==> flow/design.v <==
`timescale 1ns / 1ps
module SHA256(
clk,
rst_n,
valid_in,
valid_out,
message,
Hash_result);
input clk, rst_n, valid_in;
input [439:0] message;
output reg valid_out;
output reg [255:0] Hash_result;
reg [1:0] next_state,state;
reg [6:0] count;
reg [31:0] a_temp, b_temp, c_temp, d_temp, e_temp, f_temp, g_temp, h_temp;
reg [31:0] k;
reg [511:0] chunk;
reg [31:0] mreg_0, mreg_1, mreg_2, mreg_3, mreg_4, mreg_5, mreg_6, mreg_7, mreg_8, mreg_9, mreg_10, mreg_11, mreg_12, mreg_13, mreg_14, mreg_15;
wire [31:0] sigma_0, sigma_1, cap_sigma_0, cap_sigma_1, maj, ch;
parameter H0 = 32'h6a09e667;
parameter H1 = 32'hbb67ae85;
parameter H2 = 32'h3c6ef372;
parameter H3 = 32'ha54ff53a;
parameter H5 = 32'h9b05688c;
parameter H4 = 32'h510e527f;
parameter H6 = 32'h1f83d9ab;
parameter H7 = 32'h5be0cd19;
parameter K0 = 32'h428a2f98;
parameter K1 = 32'h71374491;
parameter K2 = 32'hb5c0fbcf;
parameter K3 = 32'he9b5dba5;
parameter K4 = 32'h3956c25b;
parameter K5 = 32'h59f111f1;
parameter K6 = 32'h923f82a4;
parameter K7 = 32'hab1c5ed5;
parameter K8 = 32'hd807aa98;
parameter K9 = 32'h12835b01;
parameter K10 = 32'h243185be;
parameter K11 = 32'h550c7dc3;
parameter K12 = 32'h72be5d74;
parameter K13 = 32'h80deb1fe;
parameter K14 = 32'h9bdc06a7;
parameter K15 = 32'hc19bf174;
parameter K16 = 32'he49b69c1;
parameter K17 = 32'hefbe4786;
parameter K18 = 32'h0fc19dc6;
parameter K19 = 32'h240ca1cc;
parameter K20 = 32'h2de92c6f;
parameter K21 = 32'h4a7484aa;
parameter K22 = 32'h5cb0a9dc;
parameter K23 = 32'h76f988da;
parameter K24 = 32'h983e5152;
parameter K25 = 32'ha831c66d;
parameter K26 = 32'hb00327c8;
parameter K27 = 32'hbf597fc7;
parameter K28 = 32'hc6e00bf3;
parameter K29 = 32'hd5a79147;
parameter K30 = 32'h06ca6351;
parameter K31 = 32'h14292967;
parameter K32 = 32'h27b70a85;
parameter K33 = 32'h2e1b2138;
parameter K34 = 32'h4d2c6dfc;
parameter K35 = 32'h53380d13;
parameter K36 = 32'h650a7354;
parameter K37 = 32'h766a0abb;
parameter K38 = 32'h81c2c92e;
parameter K39 = 32'h92722c85;
parameter K40 = 32'ha2bfe8a1;
parameter K41 = 32'ha81a664b;
parameter K42 = 32'hc24b8b70;
parameter K43 = 32'hc76c51a3;
parameter K44 = 32'hd192e819;
parameter K45 = 32'hd6990624;
parameter K46 = 32'hf40e3585;
parameter K47 = 32'h106aa070;
parameter K48 = 32'h19a4c116;
parameter K49 = 32'h1e376c08;
parameter K50 = 32'h2748774c;
parameter K51 = 32'h34b0bcb5;
parameter K52 = 32'h391c0cb3;
parameter K53 = 32'h4ed8aa4a;
parameter K54 = 32'h5b9cca4f;
parameter K55 = 32'h682e6ff3;
parameter K56 = 32'h748f82ee;
parameter K57 = 32'h78a5636f;
parameter K58 = 32'h84c87814;
parameter K59 = 32'h8cc70208;
parameter K60 = 32'h90befffa;
parameter K61 = 32'ha4506ceb;
parameter K62 = 32'hbef9a3f7;
parameter K63 = 32'hc67178f2;
parameter PADDING = 'd0;
parameter COMPUTE = 'd1;
parameter IDLE = 'd2;
always@(next_state)begin   
	case(next_state)
		IDLE:  state = IDLE;
		COMPUTE:  state = COMPUTE;
		default:  state = IDLE;
	endcase
end
always@(posedge clk or negedge rst_n)begin
	if(!rst_n)begin
		next_state <= IDLE;
	end
	else begin
		if(next_state == IDLE && valid_in)begin
			next_state <= COMPUTE;
		end
      	else if(next_state == COMPUTE && count == 'd64)begin
			next_state <= IDLE;
		end
		else begin
			next_state <= next_state;
		end
	end
end
assign sigma_0 = ({a_temp[1:0], a_temp[31:2]}) ^ ({a_temp[12:0], a_temp[31:13]}) ^ ({a_temp[21:0], a_temp[31:22]});
assign sigma_1 = ({e_temp[5:0], e_temp[31:6]}) ^ ({e_temp[10:0], e_temp[31:11]}) ^ ({e_temp[24:0], e_temp[31:25]});
assign maj = (a_temp & b_temp) ^ (a_temp & c_temp) ^ (b_temp & c_temp);
assign ch = (e_temp & f_temp) ^ (~e_temp & g_temp);
assign cap_sigma_0 = {mreg_1[6:0], mreg_1[31:7]} ^ {mreg_1[17:0], mreg_1[31:18]} ^ (mreg_1[31:0] >> 2'b11) ;
  assign cap_sigma_1 = {mreg_14[16:0], mreg_14[31:17]} ^ {mreg_14[18:0], mreg_14[31:19]} ^ (mreg_14[31:0] >> 4'b1010);
always@(posedge clk or negedge rst_n)begin		 
	if(!rst_n)begin
		count <= 'd0;
	end
	else begin
		if(state == COMPUTE)begin
			count <= count + 'd1;
		end
		else begin
			count <= 0;
		end
	end
end
always@(posedge clk or negedge rst_n)begin		 
	if(!rst_n)begin
		chunk <= 'd0;
	end
	else begin
		if(state == IDLE && valid_in)begin
          chunk <= {message[408:0], {8'b10000000}, {55'b0,9'b110111000}, {32'b0}};
		end
		else if(state == IDLE)begin
			chunk <= chunk;
		end
		else begin
			chunk <= chunk << 'd32;
		end
	end
end
always@(posedge clk or negedge rst_n)begin		 
	if(!rst_n)begin
		a_temp <= 'd0;
		b_temp <= 'd0;
		c_temp <= 'd0;
		d_temp <= 'd0;
		e_temp <= 'd0;
		f_temp <= 'd0;
		g_temp <= 'd0;
		h_temp <= 'd0;
	end
	else begin
		if(state == IDLE)begin
			a_temp <= H0;
			b_temp <= H1;
			c_temp <= H2;
			d_temp <= H3;
			e_temp <= H4;
			f_temp <= H5;
			g_temp <= H6;
			h_temp <= H7;
		end
		else if(state == COMPUTE)begin
			a_temp <= h_temp + sigma_1 + ch + k + mreg_15 + sigma_0 + maj; 	 
			b_temp <= a_temp;
			c_temp <= b_temp;
			d_temp <= c_temp;
			e_temp <= d_temp + h_temp + sigma_1 + ch + k + mreg_15;		 
			f_temp <= e_temp;
			g_temp <= f_temp;
			h_temp <= g_temp;
		end
		else begin
			a_temp <= a_temp;
			b_temp <= b_temp;
			c_temp <= c_temp;
			d_temp <= d_temp;
			e_temp <= e_temp;
			f_temp <= f_temp;
			g_temp <= g_temp;
			h_temp <= h_temp;
		end
	end
end
always@(*)begin		 
	case(count)
		0: k = K0;
		1: k = K1;
		2: k = K2;
		3: k = K3;
		4: k = K4;
		5: k = K5;
		6: k = K6;
		7: k = K7;
		8: k = K8;
		9: k = K9;
		10: k = K10;
		11: k = K11;
		12: k = K12;
		13: k = K13;
		14: k = K14;
		15: k = K15;
		16: k = K16;
		17: k = K17;
		18: k = K18;
		19: k = K19;
		20: k = K20;
		21: k = K21;
		22: k = K22;
		23: k = K23;
		24: k = K24;
		25: k = K25;
		26: k = K26;
		27: k = K27;
		28: k = K28;
		29: k = K29;
		30: k = K30;
		31: k = K31;
		32: k = K32;
		33: k = K33;
		34: k = K34;
		35: k = K35;
		36: k = K36;
		37: k = K37;
		38: k = K38;
		39: k = K39;
		40: k = K40;
		41: k = K41;
		42: k = K42;
		43: k = K43;
		44: k = K44;
		45: k = K45;
		46: k = K46;
		47: k = K47;
		48: k = K48;
		49: k = K49;
		50: k = K50;
		51: k = K51;
		52: k = K52;
		53: k = K53;
		54: k = K54;
		55: k = K55;
		56: k = K56;
		57: k = K57;
		58: k = K58;
		59: k = K59;
		60: k = K60;
		61: k = K61;
		62: k = K62;
		63: k = K63;
		default: k = 32'd0;
	endcase
end
always@(posedge clk or negedge rst_n)begin		 
	if(!rst_n)begin
      	valid_out <= 'd0;
		Hash_result <= 'd0;
	end
	else begin
      if(state == COMPUTE && count == 'd64)begin
          	valid_out <= 'd1;
			Hash_result <= {H0 + a_temp, H1 + b_temp, H2 + c_temp, H3 + d_temp, H4 + e_temp, H5 + f_temp, H6 + g_temp, H7 + h_temp};
        end
      	else begin
          	valid_out <= 'd0;
			Hash_result <= 'd0;
        end
	end
end
always@(posedge clk or negedge rst_n)begin		 
	if(!rst_n)begin
		mreg_15 <= 'd0;
		mreg_14 <= 'd0;
		mreg_13 <= 'd0;
		mreg_12 <= 'd0;
		mreg_11 <= 'd0;
		mreg_10 <= 'd0;
		mreg_9 <= 'd0;
		mreg_8 <= 'd0;
		mreg_7 <= 'd0;
		mreg_6 <= 'd0;
		mreg_5 <= 'd0;
		mreg_4 <= 'd0;
		mreg_3 <= 'd0;
		mreg_2 <= 'd0;
		mreg_1 <= 'd0;
		mreg_0 <= 'd0;
	end
	else begin
      if(state== IDLE  && valid_in)begin
        mreg_15 <= message[439:408];
			mreg_14 <= mreg_15;
			mreg_13 <= mreg_14;
			mreg_12 <= mreg_13;
			mreg_11 <= mreg_12;
			mreg_10 <= mreg_11;
			mreg_9 <= mreg_10;
			mreg_8 <= mreg_9;
			mreg_7 <= mreg_8;
			mreg_6 <= mreg_7;
			mreg_5 <= mreg_6;
			mreg_4 <= mreg_5;
			mreg_3 <= mreg_4;
			mreg_2 <= mreg_3;
			mreg_1 <= mreg_2;
			mreg_0 <= mreg_1;
		end
      else if((count < 15 && state == COMPUTE))begin
			mreg_15 <= chunk[511:480];
			mreg_14 <= mreg_15;
			mreg_13 <= mreg_14;
			mreg_12 <= mreg_13;
			mreg_11 <= mreg_12;
			mreg_10 <= mreg_11;
			mreg_9 <= mreg_10;
			mreg_8 <= mreg_9;
			mreg_7 <= mreg_8;
			mreg_6 <= mreg_7;
			mreg_5 <= mreg_6;
			mreg_4 <= mreg_5;
			mreg_3 <= mreg_4;
			mreg_2 <= mreg_3;
			mreg_1 <= mreg_2;
			mreg_0 <= mreg_1;
		end
      else if(count >= 15 && state == COMPUTE)begin
			mreg_15 <= (mreg_0 + cap_sigma_0 + mreg_9 + cap_sigma_1);
			mreg_14 <= mreg_15;
			mreg_13 <= mreg_14;
			mreg_12 <= mreg_13;
			mreg_11 <= mreg_12;
			mreg_10 <= mreg_11;
			mreg_9 <= mreg_10;
			mreg_8 <= mreg_9;
			mreg_7 <= mreg_8;
			mreg_6 <= mreg_7;
			mreg_5 <= mreg_6;
			mreg_4 <= mreg_5;
			mreg_3 <= mreg_4;
			mreg_2 <= mreg_3;
			mreg_1 <= mreg_2;
			mreg_0 <= mreg_1;
		end
		else begin
			mreg_15 <= mreg_15;
			mreg_14 <= mreg_14;
			mreg_13 <= mreg_13;
			mreg_12 <= mreg_12;
			mreg_11 <= mreg_11;
			mreg_10 <= mreg_10;
			mreg_9 <= mreg_9;
			mreg_8 <= mreg_8;
			mreg_7 <= mreg_7;
			mreg_6 <= mreg_6;
			mreg_5 <= mreg_5;
			mreg_4 <= mreg_4;
			mreg_3 <= mreg_3;
			mreg_2 <= mreg_2;
			mreg_1 <= mreg_1;
			mreg_0 <= mreg_0;
		end
	end
end
endmodule
Tool chain data of SHA256
The steps from the RTL of SHA256 to its reports follow in flow order.
Lines are those of the file above, counted from 1.
Library cell names are shortened.
Not given: n/a
Design
  design top: SHA256
  clock port: clk
  library: sky130hd
  timing corner: tt_025C_1v80

Word level
Yosys after proc, flatten, opt, wreduce and memory -nomap, before mapping. Memory bits, and registers merged into a memory's read port (data or address), are not among the register bits. Print and check cells are not counted. Equal cells are merged and count once.
Yosys's memory passes give these memory sizes; they may raise the number of words (mostly to a power of two), join words into wider ones and drop unused or constant bits.
Storage and ports
  memory bits (read-only): 2048
  memories: 1
  output and inout port bits: 257
  bits in registers: 1546
  input bits: 443
Memory list
  (no name shown): words 64, width 32, read ports 1, wr ports 0, RTL line 198  | case(count)
Operators by class
  equality and inequality tests: 6
  order comparisons: 2
  multiplexer cells: 73
  add/sub/neg operators: 23
  bitwise operators: 17
  reductions and logical operators: 9
Operators by type and width (number)
  2-to-1 mux 32 bit: 65
  2-to-1 mux 512 bit: 2
  adder 32 bit: 14
  bitwise XOR 32 bit: 9
  2-to-1 mux 256 bit: 1
  bitwise AND 32 bit: 5
  adder 31 x 32 -> 32 bit (first input constant): 3
  adder 32 bit (first input constant): 3
  adder 29 x 32 -> 32 bit (first input constant): 1
  adder 30 x 32 -> 32 bit (first input constant): 1
  bitwise XOR 32 x 22 -> 32 bit: 1
  bitwise XOR 32 x 29 -> 32 bit: 1
  inverter 32 bit: 1
  adder 7 x 1 -> 7 bit (second input constant): 1
  greater-or-equal comparator 7 x 4 -> 1 bit (second input constant): 1
  less-than comparator 7 x 4 -> 1 bit (second input constant): 1
  == test 7 bit (second input constant): 1
  2-to-1 mux 7 bit: 1
  logical AND 1 bit: 6
  2-to-1 mux 2 bit: 3
  == test 2 x 1 -> 1 bit (second input constant): 2
  == test 2 bit (second input constant): 2
  nonzero test 2 bit: 2
  nonzero test 3 bit: 1
  != test 2 x 1 -> 1 bit (second input constant): 1
  2-to-1 mux 1 bit: 1

Logic depth
Longest topological path by Yosys (ltp), each cell counted once; first at word level (registers and memories cut), then after technology mapping (sequential cells cut; the memories' decode and read muxes count).
Depth
  word-level depth: 10
  ABC_AREA: 1
  depth in mapped cells: 32
  gate-level depth less buffers: 31

After synthesis
Yosys stat after the flow's synthesis: flattened, memories mapped to cells. It holds for the ABC_AREA given above (unset counts as 0); a run with the other value may have another netlist.
The area totals of this step are shown rounded.
Synthesis totals
  cells in the netlist: 9864
  buffers: 451
  sequential area: 0.036 mm²
  mapped flip-flops: 1446
  cell area after synthesis: 0.081 mm²
Cells by type (number)
  dfrtp_1: 1445
  nand2_1: 2636
  fa_1: 337
  inv_1: 1612
  o21ai_0: 721
  nor2_1: 634
  a21oi_1: 434
  nand3_1: 395
  ha_1: 124
  xor2_1: 168
  o221ai_1: 156
  clkbuf_1: 349
  o211ai_1: 162
  xnor2_1: 138
  nor3_1: 100
  buf_2: 80
  nand4_1: 56
  a31oi_1: 46
Other cell types: 39; their cells: 271.

Worst setup path after synthesis
Source: OpenSTA report_checks on the synthesized netlist (no wires, ideal clock, input and output delay 20% of the period each), path of least setup slack; recovery checks are left aside. Register names are those of the netlist, which keeps one name where synthesis merged equal registers.
Path after synthesis
  kind: register to register
  from: register count[0]
  to: register a_temp
  path delay: 5.584 ns
  period: 10.0 ns
  arrival: 5.452 ns
  stages on the path: 27
  buffers on the path: 1
  time at the first pin: 0.000 ns
  setup slack: 4.416 ns
  synthesis period reached: 5.584 ns
"path delay" is the arrival time less input delay plus setup time.
"stages on the path" counts driving pins, that of a launching flip-flop among them; a cell with two outputs on the path counts twice.
"synthesis period reached" = period - worst setup slack (recovery checks aside). The figure is calculated, with input and output delays left at 20% of the set period.
An end named without its bit number is one bit of that signal or, where synthesis recoded a state register, one of its new flip-flops.
A register here has more assigning lines than the two given.
On the way, after synthesis
  path through: dfrtp_1 > clkbuf_1 > inv_1 > ha_1 > inv_1 > nor2_1 > nor2_1 > o21ai_0 > a32o_1 > nor3_1 > inv_1 > fa_1 > fa_1 > inv_1 > fa_1 > inv_1 > fa_1 > inv_1 > ha_1 > nand2_1 > nor2_1 > inv_1 > nor3_1 > nand3_1 > o211ai_1 > xnor2_1 > nor2_1
Ends and longest elaborated chain, after synthesis
  start, declared: RTL line 14  | reg [6:0] count;
  start, assigned: RTL line 126  | count <= 'd0;
  start, assigned: RTL line 130  | count <= count + 'd1;
  end, assigned: RTL line 176  | a_temp <= h_temp + sigma_1 + ch + k + mreg_15 + sigma_0 + maj;
  end, assigned: RTL line 186  | a_temp <= a_temp;
  end, declared: RTL line 15  | reg [31:0] a_temp, b_temp, c_temp, d_temp, e_temp, f_temp, g_temp, h_temp;
Chain of elaborated cells between the ends: none given.

Timing after layout
From the final timing report of entry A: the path of least setup slack in the routed layout; clock arrival at registers is part of the times.
Path post-layout
  kind: register to register
  from: register count[3]
  to: register a_temp
  setup slack: 1.82 ns
  time at the first pin: 0.90 ns
  stages on the path: 24
  arrival: 8.43 ns
  period: 9.47 ns
  buffers on the path: 3
An end named without its bit number is one bit of that signal or, where synthesis recoded a state register, one of its new flip-flops.
A register here has more assigning lines than the two given.
On the way, post-layout
  path through: dfrtp_1 > inv_2 > buf_4 > nor2_1 > o21ai_0 > a21oi_1 > nor3_2 > inv_1 > fa_1 > fa_1 > inv_1 > fa_1 > inv_1 > fa_1 > inv_1 > ha_1 > buf_4 > nand2_1 > o21ai_0 > buf_4 > a21oi_1 > o21a_1 > a21oi_1 > nor2_1
Ends and longest elaborated chain, post-layout
  start, declared: RTL line 14  | reg [6:0] count;
  start, assigned: RTL line 126  | count <= 'd0;
  start, assigned: RTL line 130  | count <= count + 'd1;
  end, assigned: RTL line 176  | a_temp <= h_temp + sigma_1 + ch + k + mreg_15 + sigma_0 + maj;
  end, assigned: RTL line 186  | a_temp <= a_temp;
  end, declared: RTL line 15  | reg [31:0] a_temp, b_temp, c_temp, d_temp, e_temp, f_temp, g_temp, h_temp;
Chain of elaborated cells between the ends: none given.

Measured results for SHA256: 5 stored runs of the Yosys and OpenROAD flow on sky130hd. The settings differ; the order carries no meaning. The constraints put input and output delay at 20% of the set period each and load the outputs with 0.01 pF.
By "achieved period" is meant the clock period of the run minus its worst setup slack. This is arithmetic on one report: input and output delays are still those of the set period (20% each).
By "allowed time less slack (worst setup path)" is meant the share of the clock period that the worst setup path is allowed (20% is reserved at inputs, 20% at outputs), minus its slack. Clock arrival times at its registers enter into it.
Results are given in rounded form.

==> entry A: settings <==
{ "ABC_AREA": 1, "CAP_MARGIN": 35, "CELL_PAD_IN_SITES_GLOBAL_PLACEMENT": 0, "CORE_ASPECT_RATIO": 0.8, "CORE_MARGIN": 4, "CORE_UTILIZATION": 19, "CTS_CLUSTER_SIZE": 44, "GPL_ROUTABILITY_DRIVEN": 1, "GPL_TIMING_DRIVEN": 1, "MIN_ROUTING_LAYER": "met2", "PLACE_DENSITY_LB_ADDON": 0.12, "SETUP_SLACK_MARGIN": 1.48, "TNS_END_PERCENT": 95, "period_ns": 9.47, "SLEW_MARGIN": 20 }
==> entry A: results <==
chip area in the Yosys report: 0.081 mm²
allowed time less slack (worst setup path): 7.65 ns
worst setup path type: register to register
post-layout utilization: 0.24
area of the die: 0.43 mm²
total negative slack: 0.000 ns
worst setup slack after layout: 1.8 ns
achieved period: 7.645 ns
standard-cell area after layout: 0.1 mm²

==> entry B: settings <==
{ "CORE_MARGIN": 6, "CORE_UTILIZATION": 29, "MIN_ROUTING_LAYER": "met2", "period_ns": 10.0, "CAP_MARGIN": 20, "SLEW_MARGIN": 20 }
==> entry B: results <==
chip area in the Yosys report: 0.077 mm²
allowed time less slack (worst setup path): 8.47 ns
worst setup path type: register to register
post-layout utilization: 0.36
area of the die: 0.28 mm²
total negative slack: 0.000 ns
worst setup slack after layout: 1.5 ns
achieved period: 8.475 ns
standard-cell area after layout: 0.094 mm²

==> entry C: settings <==
{ "ABC_AREA": 0, "CELL_PAD_IN_SITES_DETAIL_PLACEMENT": 2, "CELL_PAD_IN_SITES_GLOBAL_PLACEMENT": 2, "CORE_MARGIN": 3, "CORE_UTILIZATION": 40, "CTS_CLUSTER_SIZE": 90, "PLACE_DENSITY_LB_ADDON": 0.22, "SLEW_MARGIN": 10, "TNS_END_PERCENT": 25, "period_ns": 6.19, "CAP_MARGIN": 20 }
==> entry C: results <==
chip area in the Yosys report: 0.077 mm²
allowed time less slack (worst setup path): 6.41 ns
worst setup path type: register to register
post-layout utilization: 0.51
area of the die: 0.2 mm²
total negative slack: -1.4 ns
worst setup slack after layout: -0.22 ns
achieved period: 6.406 ns
standard-cell area after layout: 0.097 mm²

==> entry D: settings <==
{ "ABC_AREA": 0, "CORE_MARGIN": 7, "CORE_UTILIZATION": 23, "CTS_CLUSTER_DIAMETER": 80, "MIN_ROUTING_LAYER": "met2", "PLACE_DENSITY_LB_ADDON": 0.16, "SETUP_SLACK_MARGIN": 1.38, "SLEW_MARGIN": 10, "period_ns": 10.7, "CAP_MARGIN": 20 }
==> entry D: results <==
chip area in the Yosys report: 0.077 mm²
allowed time less slack (worst setup path): 8.40 ns
worst setup path type: register to register
post-layout utilization: 0.29
area of the die: 0.35 mm²
total negative slack: 0.000 ns
worst setup slack after layout: 2.3 ns
achieved period: 8.402 ns
standard-cell area after layout: 0.096 mm²

==> entry E: settings <==
{ "CELL_PAD_IN_SITES_GLOBAL_PLACEMENT": 0, "CORE_MARGIN": 4, "CORE_UTILIZATION": 49, "PLACE_DENSITY_LB_ADDON": 0.25, "SETUP_SLACK_MARGIN": 1.48, "TNS_END_PERCENT": 40, "period_ns": 10.1, "CAP_MARGIN": 20, "SLEW_MARGIN": 20 }
==> entry E: results <==
chip area in the Yosys report: 0.077 mm²
allowed time less slack (worst setup path): 8.22 ns
worst setup path type: register to register
post-layout utilization: 0.58
area of the die: 0.16 mm²
total negative slack: 0.000 ns
worst setup slack after layout: 1.9 ns
achieved period: 8.221 ns
standard-cell area after layout: 0.091 mm²
